==> flow/design.v <==
module ALU (
  input  logic [31:0] A, B,
  input  logic [3:0] ALUOp,
  output logic [31:0] Result,
  output logic Zero, Carry, Overflow, Negative
);
  logic [32:0] tmp;
  always_comb begin
    tmp = 33'd0;
    Carry = 0;
    Overflow = 0;
    case (ALUOp)
      4'b0000: begin  
        tmp = A + B;
        Result = tmp[31:0];
        Carry = tmp[32];
        Overflow = (~A[31] & ~B[31] & Result[31]) | (A[31] & B[31] & ~Result[31]);
      end
      4'b0001: begin  
        tmp = A - B;
        Result = tmp[31:0];
        Carry = tmp[32];
        Overflow = (A[31] & ~B[31] & ~Result[31]) | (~A[31] & B[31] & Result[31]);
      end
      4'b0010: Result = A & B;
      4'b0011: Result = A | B;
      4'b0100: Result = A ^ B;
      4'b0101: Result = ~A;
      4'b0110: Result = ~B;
      4'b0111: Result = A << B[4:0];
      4'b1000: Result = A >> B[4:0];
      4'b1001: Result = $signed(A) >>> B[4:0];
      default: Result = 32'd0;
    endcase
    Zero = (Result == 0);
    Negative = Result[31];
  end
endmodule
module ALUControl(
  input  logic [6:0] funct7,
  input  logic [2:0] funct3,
  input  logic [6:0] opcode,
  output logic [3:0] ALUOp
);
  always_comb begin
    case (opcode)
      7'b0110011: begin  
        case ({funct7, funct3})
          10'b0000000_000: ALUOp = 4'b0000;  
          10'b0100000_000: ALUOp = 4'b0001;  
          10'b0000000_111: ALUOp = 4'b0010;  
          10'b0000000_110: ALUOp = 4'b0011;  
          10'b0000000_100: ALUOp = 4'b0100;  
          10'b0000000_001: ALUOp = 4'b0111;  
          10'b0000000_101: ALUOp = 4'b1000;  
          10'b0100000_101: ALUOp = 4'b1001;  
          default: ALUOp = 4'b1111;
        endcase
      end
      default: ALUOp = 4'b1111;
    endcase
  end
endmodule
module InstructionDecoder(
  input  logic [31:0] instruction,
  output logic [6:0]  opcode,
  output logic [4:0]  rd,
  output logic [2:0]  funct3,
  output logic [4:0]  rs1,
  output logic [4:0]  rs2,
  output logic [6:0]  funct7
);
  assign opcode = instruction[6:0];
  assign rd     = instruction[11:7];
  assign funct3 = instruction[14:12];
  assign rs1    = instruction[19:15];
  assign rs2    = instruction[24:20];
  assign funct7 = instruction[31:25];
endmodule
module ALU_Pipeline(
  input  logic clk, rst,
  input  logic [31:0] A_in, B_in,
  input  logic [31:0] instr_in,
  output logic [31:0] Result_out,
  output logic Zero_out, Carry_out, Overflow_out, Negative_out
);
  logic [31:0] A_reg, B_reg;
  logic [3:0]  ALUOp;
  logic [31:0] instr_reg;
  logic [6:0] opcode, funct7;
  logic [4:0] rd, rs1, rs2;
  logic [2:0] funct3;
  logic [31:0] Result_comb;
  logic Zero_comb, Carry_comb, Overflow_comb, Negative_comb;
  always_ff @(posedge clk or posedge rst) begin
    if (rst) begin
      A_reg <= 0;
      B_reg <= 0;
      instr_reg <= 0;
    end else begin
      A_reg <= A_in;
      B_reg <= B_in;
      instr_reg <= instr_in;
    end
  end
  InstructionDecoder decoder (
    .instruction(instr_reg),
    .opcode(opcode),
    .rd(rd),
    .funct3(funct3),
    .rs1(rs1),
    .rs2(rs2),
    .funct7(funct7)
  );
  ALUControl control (
    .opcode(opcode),
    .funct3(funct3),
    .funct7(funct7),
    .ALUOp(ALUOp)
  );
  ALU alu_inst (
    .A(A_reg),
    .B(B_reg),
    .ALUOp(ALUOp),
    .Result(Result_comb),
    .Zero(Zero_comb),
    .Carry(Carry_comb),
    .Overflow(Overflow_comb),
    .Negative(Negative_comb)
  );
  always_ff @(posedge clk or posedge rst) begin
    if (rst) begin
      Result_out <= 0;
      Zero_out <= 0;
      Carry_out <= 0;
      Overflow_out <= 0;
      Negative_out <= 0;
    end else begin
      Result_out <= Result_comb;
      Zero_out <= Zero_comb;
      Carry_out <= Carry_comb;
      Overflow_out <= Overflow_comb;
      Negative_out <= Negative_comb;
    end
  end
endmodule
Tool chain data of ALU_Pipeline
What the tools print for ALU_Pipeline, step after step.
Lines are those of the file above, counted from 1.
Library cell names are shortened.
{"block": "setup", "design": "ALU_Pipeline", "clock": "clk", "cell_library": "sky130hd", "lib_corner": "tt_025C_1v80"}

Word-level counts
Source: Yosys, flattened and elaborated, memories not mapped. Widths are those after wreduce; folded enables and synchronous resets count as part of the registers. Registers that Yosys merges into a memory's read port (data or address) are not register bits. Print and check cells do not count. Equal cells are merged and count once.
{"block": "word_totals", "regBits": 132, "output_inout_bits": 36}
{"block": "op_classes", "reduce_logical": 3, "addsub": 2, "mux": 5, "logic": 19, "shift": 3, "equal": 17}
{"block": "ops", "operator": "parallel mux 32 bit (select 10 bit)", "count": 1}
{"block": "ops", "operator": "inverter 32 bit", "count": 2}
{"block": "ops", "operator": "== test 10 x 3 -> 1 bit (second input constant)", "count": 4}
{"block": "ops", "operator": "adder 32 x 32 -> 33 bit", "count": 1}
{"block": "ops", "operator": "subtractor 32 x 32 -> 33 bit", "count": 1}
{"block": "ops", "operator": "AND 32 bit", "count": 1}
{"block": "ops", "operator": "OR 32 bit", "count": 1}
{"block": "ops", "operator": "bitwise XOR 32 bit", "count": 1}
{"block": "ops", "operator": "<< shifter 32 x 5 -> 32 bit", "count": 1}
{"block": "ops", "operator": "right shift 32 x 5 -> 32 bit", "count": 1}
{"block": "ops", "operator": ">>> shifter 32 x 5 -> 32 bit", "count": 1}
{"block": "ops", "operator": "logical NOT 32 bit", "count": 1}
{"block": "ops", "operator": "parallel mux 4 bit (select 8 bit)", "count": 1}
{"block": "ops", "operator": "== test 10 x 9 -> 1 bit (second input constant)", "count": 2}
{"block": "ops", "operator": "== test 4 x 3 -> 1 bit (second input constant)", "count": 4}
{"block": "ops", "operator": "== test 10 x 1 -> 1 bit (second input constant)", "count": 1}
{"block": "ops", "operator": "logical NOT 10 bit", "count": 1}
{"block": "ops", "operator": "AND 1 bit", "count": 8}
{"block": "ops", "operator": "== test 4 x 2 -> 1 bit (second input constant)", "count": 2}
{"block": "ops", "operator": "== test 4 bit (second input constant)", "count": 2}
{"block": "ops", "operator": "== test 7 x 6 -> 1 bit (second input constant)", "count": 1}
{"block": "ops", "operator": "inverter 1 bit", "count": 4}
{"block": "ops", "operator": "== test 4 x 1 -> 1 bit (second input constant)", "count": 1}
{"block": "ops", "operator": "logical NOT 4 bit", "count": 1}
{"block": "ops", "operator": "2-to-1 mux 4 bit", "count": 1}
{"block": "ops", "operator": "parallel mux 1 bit (select 2 bit)", "count": 2}
{"block": "ops", "operator": "OR 1 bit", "count": 2}

Logic depth
Depth = most cells in a row (Yosys ltp): at word level without a register or memory, in the mapped netlist without a sequential cell, where the memories' decode and read muxes count.
{"block": "depth", "ltp_word": 6, "abc_area": 0, "depth_mapped": 20, "ltp_nobuf": 15}

Netlist
The flow's flattened synthesis, as Yosys stat reports it; memories are mapped. The netlist is that of the ABC_AREA named above (0 if unset); the other value can give another one.
{"block": "mapped", "synth_area_um2": 13459.2, "buffers": 136, "ffs": 116, "cells": 1627, "seqArea_um2": 2902.8}
{"block": "types", "cell": "dfrtp_1", "count": 116, "type_area_um2": 2.9E+03}
{"block": "types", "cell": "ha_1", "count": 98, "type_area_um2": 1.23E+03}
{"block": "types", "cell": "mux4_2", "count": 48, "type_area_um2": 1.08E+03}
{"block": "types", "cell": "a21oi_1", "count": 125, "type_area_um2": 625.6}
{"block": "types", "cell": "nand2_1", "count": 158, "type_area_um2": 593.069}
{"block": "types", "cell": "mux2i_1", "count": 55, "type_area_um2": 550.528}
{"block": "types", "cell": "nor2_1", "count": 141, "type_area_um2": 529.258}
{"block": "types", "cell": "o21ai_0", "count": 90, "type_area_um2": 450.432}
{"block": "types", "cell": "mux2_2", "count": 34, "type_area_um2": 382.867}
{"block": "types", "cell": "inv_1", "count": 97, "type_area_um2": 364.099}
{"block": "types", "cell": "clkbuf_1", "count": 82, "type_area_um2": 307.795}
{"block": "types", "cell": "nor3_1", "count": 41, "type_area_um2": 205.197}
{"block": "types", "cell": "nand3_1", "count": 37, "type_area_um2": 185.178}
{"block": "types", "cell": "mux4_1", "count": 7, "type_area_um2": 183.926}
{"block": "types", "cell": "a221o_1", "count": 17, "type_area_um2": 170.163}
{"block": "types", "cell": "a21o_1", "count": 21, "type_area_um2": 157.651}
{"block": "types", "cell": "a22oi_1", "count": 21, "type_area_um2": 157.651}
{"block": "types", "cell": "o2111ai_1", "count": 17, "type_area_um2": 148.893}
Not listed: further types 76, cells in them 422.
By module: a second synthesis without flattening, with its own total; a netlist apart from the flattened one above.
{"block": "hier_totals", "hier_cells": 1586, "hier_area_um2": 13416.6}
Each row is one instance without its submodules.
{"block": "modules", "mod": "ALU", "cells": 1401, "mod_area_um2": 9743.1, "n_inst": 1}
{"block": "modules", "mod": "ALU_Pipeline", "cells": 133, "mod_area_um2": 3306.9, "n_inst": 1}
{"block": "modules", "mod": "InstructionDecoder", "cells": 32, "mod_area_um2": 240.2, "n_inst": 1}
{"block": "modules", "mod": "ALUControl", "cells": 20, "mod_area_um2": 126.4, "n_inst": 1}

Worst setup path after synthesis
Path of least setup slack by OpenSTA after synthesis, without wires, with an ideal clock, recovery checks aside; 20% of the period is set as input and as output delay. Where synthesis merged equal registers, the netlist keeps one of their names.
{"block": "synth_path", "kind": "reg-to-reg", "start": "register B_reg[3]", "end": "register Zero_out", "delay_ps": 5374, "arrival_time_ps": 5278, "launch_ps": 0, "t_required_ps": 6904, "path_slack_ps": 1627, "tclk_ps": 7000, "path_stages": 18, "period_less_setup_slack_ps": 5373}
"delay_ps" = arrival - input delay + setup time.
"path_stages": output pins that drive a net of the path, with the launching flip-flop's if there is one; two outputs of one cell count as two.
"period_less_setup_slack_ps" is the clock period less the worst setup slack; recovery checks do not enter. This is arithmetic on one report: input and output delays are still those of the set period (20% each).
The rows between start and end are the longest chain of elaborated cells between them; the timing report does not say that the signal goes this way. Where chains are equally long, one stands for them.
A line is the first line of the expression or statement that the cell stems from. Yosys adds cells for indexed reads and writes and turns some case tables into memories.
{"block": "synth_via", "cell_sequence": "dfrtp_1 -> buf_2 -> inv_1 -> buf_1 -> buf_1 -> buf_1 -> ha_1 -> clkbuf_1 -> o41ai_2 -> a21boi_0 -> o311ai_0 -> xor2_1 -> o221ai_1 -> or4_1 -> or4_1 -> or4_1 -> or4_1 -> nor4_2", "elab_chain_cells": 3, "cells_between": 11}
{"block": "synth_lines", "element": "start, declared", "line": 87, "rtl": "logic [31:0] A_reg, B_reg;"}
{"block": "synth_lines", "element": "start, assigned", "line": 98, "rtl": "B_reg <= 0;"}
{"block": "synth_lines", "element": "start, assigned", "line": 102, "rtl": "B_reg <= B_in;"}
{"block": "synth_lines", "element": "subtractor 32 x 32 -> 33 bit", "line": 20, "rtl": "tmp = A - B;"}
{"block": "synth_lines", "element": "parallel mux 32 bit (select 10 bit)", "line": 12, "rtl": "case (ALUOp)"}
{"block": "synth_lines", "element": "logical NOT 32 bit", "line": 35, "rtl": "Zero = (Result == 0);"}
{"block": "synth_lines", "element": "end, assigned", "line": 134, "rtl": "Zero_out <= 0;"}
{"block": "synth_lines", "element": "end, assigned", "line": 140, "rtl": "Zero_out <= Zero_comb;"}
{"block": "synth_lines", "element": "end, declared", "line": 85, "rtl": "output logic Zero_out, Carry_out, Overflow_out, Negative_out"}

Worst path after layout
Path of least setup slack in the final report of flow run 1 (OpenROAD, finished layout, wires in). Where an end is a register, its clock arrival counts in the times.
The report prints the path's times to 10 ps; the period is as set.
{"block": "layout_path", "kind": "reg-to-reg", "start": "register B_reg[2]", "end": "register Zero_out", "tclk_ps": 8920, "launch_ps": 460, "path_slack_ps": 2680, "arrival_time_ps": 6600, "path_stages": 14, "t_required_ps": 9280}
The rows between start and end are the longest chain of elaborated cells between them; the timing report does not say that the signal goes this way. Where chains are equally long, one stands for them.
{"block": "layout_via", "cell_sequence": "dfrtp_4 -> buf_4 -> mux2_2 -> mux2i_1 -> nand2b_1 -> a21oi_1 -> o21ai_0 -> o2111ai_1 -> nor3_1 -> nand4bb_1 -> or4_1 -> or4_1 -> or4_1 -> nor4_2", "elab_chain_cells": 3, "cells_between": 11}
{"block": "layout_lines", "element": "start, declared", "line": 87, "rtl": "logic [31:0] A_reg, B_reg;"}
{"block": "layout_lines", "element": "start, assigned", "line": 98, "rtl": "B_reg <= 0;"}
{"block": "layout_lines", "element": "start, assigned", "line": 102, "rtl": "B_reg <= B_in;"}
{"block": "layout_lines", "element": ">>> shifter 32 x 5 -> 32 bit", "line": 32, "rtl": "4'b1001: Result = $signed(A) >>> B[4:0];"}
{"block": "layout_lines", "element": "parallel mux 32 bit (select 10 bit)", "line": 12, "rtl": "case (ALUOp)"}
{"block": "layout_lines", "element": "logical NOT 32 bit", "line": 35, "rtl": "Zero = (Result == 0);"}
{"block": "layout_lines", "element": "end, assigned", "line": 134, "rtl": "Zero_out <= 0;"}
{"block": "layout_lines", "element": "end, assigned", "line": 140, "rtl": "Zero_out <= Zero_comb;"}
{"block": "layout_lines", "element": "end, declared", "line": 85, "rtl": "output logic Zero_out, Carry_out, Overflow_out, Negative_out"}

3 stored runs of ALU_Pipeline in the flow (synthesis by Yosys, layout by OpenROAD, sky130hd cells), in arbitrary order. Constraints: input delay and output delay 20% of the set period each, output load 0.01 pF.
"period_less_ws_ps": clock period set for the run, less the worst setup slack. It is reckoned from that one timing run; input and output delays stay at 20% of the period that was set.
"timing.worst_path_ps" is the time allowed to the run's worst setup path (the clock period less input and output delay, where it has them) less its slack. Clock arrival times count: a late capture clock shortens it, a late launch clock lengthens it.
"timing.worst_path_ps" is known to 10 ps.

Flow run 1
==> flow/run.sh <==
#!/bin/bash
# the make line also repeats the synthesis and layout settings of config.mk as NAME=value (left out here)
make -C /OpenROAD-flow-scripts/flow DESIGN_CONFIG=/design/flow/config.mk WORK_HOME=/design/flow/orfs CLKGATE_MAP_FILE= finish
==> flow/config.mk <==
export PLATFORM = sky130hd
export DESIGN_NAME = ALU_Pipeline
export DESIGN_NICKNAME = ALU_Pipeline
export VERILOG_FILES = /design/flow/design.v
export SDC_FILE = /design/flow/constraint.sdc
export NUM_CORES = 4
export LEC_CHECK = 0
export ABC_AREA = 0
export CAP_MARGIN = 20
export CELL_PAD_IN_SITES_DETAIL_PLACEMENT = 2
export CELL_PAD_IN_SITES_GLOBAL_PLACEMENT = 1
export CORE_MARGIN = 8
export CORE_UTILIZATION = 36
export MAX_ROUTING_LAYER = met5
export PLACE_DENSITY_LB_ADDON = 0.11
export SETUP_SLACK_MARGIN = 2.45
export SLEW_MARGIN = 20
export TNS_END_PERCENT = 45
==> flow/constraint.sdc <==
create_clock -name core_clock -period 8.92 [get_ports {clk}]
set_input_delay 1.7840 -clock core_clock [delete_from_list [all_inputs] [get_ports {clk}]]
set_output_delay 1.7840 -clock core_clock [all_outputs]
set_load 0.01 [all_outputs]

==> results of flow run 1, as JSON <==
{
  "setup_tns_ps": 0,
  "timing.worst_path_ps": 6240,
  "worstPathKind": "reg-to-reg",
  "final_hold_ws_ps": 783,
  "timing.setup.ws_ps": 2678,
  "final_die_area_um2": 43829.5,
  "final_stdcell_area_um2": 15366.0,
  "yosys.chip_area_um2": 13459.2,
  "period_less_ws_ps": 6242
}

Flow run 2
==> flow/run.sh <==
#!/bin/bash
# the make line also repeats the synthesis and layout settings of config.mk as NAME=value (left out here)
make -C /OpenROAD-flow-scripts/flow DESIGN_CONFIG=/design/flow/config.mk WORK_HOME=/design/flow/orfs CLKGATE_MAP_FILE= finish
==> flow/config.mk <==
export PLATFORM = sky130hd
export DESIGN_NAME = ALU_Pipeline
export DESIGN_NICKNAME = ALU_Pipeline
export VERILOG_FILES = /design/flow/design.v
export SDC_FILE = /design/flow/constraint.sdc
export NUM_CORES = 4
export LEC_CHECK = 0
export CAP_MARGIN = 0
export CELL_PAD_IN_SITES_GLOBAL_PLACEMENT = 0
export CORE_ASPECT_RATIO = 0.71
export CORE_MARGIN = 5
export CORE_UTILIZATION = 59
export CTS_CLUSTER_DIAMETER = 241
export GPL_TIMING_DRIVEN = 1
export MIN_ROUTING_LAYER = met1
export PLACE_DENSITY_LB_ADDON = 0.07
export SLEW_MARGIN = 20
==> flow/constraint.sdc <==
create_clock -name core_clock -period 4.79 [get_ports {clk}]
set_input_delay 0.9580 -clock core_clock [delete_from_list [all_inputs] [get_ports {clk}]]
set_output_delay 0.9580 -clock core_clock [all_outputs]
set_load 0.01 [all_outputs]

==> results of flow run 2, as JSON <==
{
  "setup_tns_ps": -117,
  "timing.worst_path_ps": 4910,
  "worstPathKind": "reg-to-reg",
  "final_hold_ws_ps": 814,
  "timing.setup.ws_ps": -117,
  "final_die_area_um2": 25976.7,
  "final_stdcell_area_um2": 17272.8,
  "yosys.chip_area_um2": 13459.2,
  "period_less_ws_ps": 4907
}

Flow run 3
==> flow/run.sh <==
#!/bin/bash
# the make line also repeats the synthesis and layout settings of config.mk as NAME=value (left out here)
make -C /OpenROAD-flow-scripts/flow DESIGN_CONFIG=/design/flow/config.mk WORK_HOME=/design/flow/orfs CLKGATE_MAP_FILE= finish
==> flow/config.mk <==
export PLATFORM = sky130hd
export DESIGN_NAME = ALU_Pipeline
export DESIGN_NICKNAME = ALU_Pipeline
export VERILOG_FILES = /design/flow/design.v
export SDC_FILE = /design/flow/constraint.sdc
export NUM_CORES = 4
export LEC_CHECK = 0
export ABC_AREA = 1
export CAP_MARGIN = 5
export CORE_ASPECT_RATIO = 0.56
export CORE_MARGIN = 3
export CORE_UTILIZATION = 72
export CTS_CLUSTER_DIAMETER = 124
export CTS_CLUSTER_SIZE = 57
export GPL_ROUTABILITY_DRIVEN = 1
export HOLD_SLACK_MARGIN = -0.08
export MAX_ROUTING_LAYER = met4
export MIN_ROUTING_LAYER = met2
export PLACE_DENSITY = 0.4
export SETUP_SLACK_MARGIN = 1.4
export SLEW_MARGIN = 30
==> flow/constraint.sdc <==
create_clock -name core_clock -period 8.49 [get_ports {clk}]
set_input_delay 1.6980 -clock core_clock [delete_from_list [all_inputs] [get_ports {clk}]]
set_output_delay 1.6980 -clock core_clock [all_outputs]
set_load 0.01 [all_outputs]

==> results of flow run 3, as JSON <==
{
  "outcome": "not finished: routing ended with error GRT-0116"
}
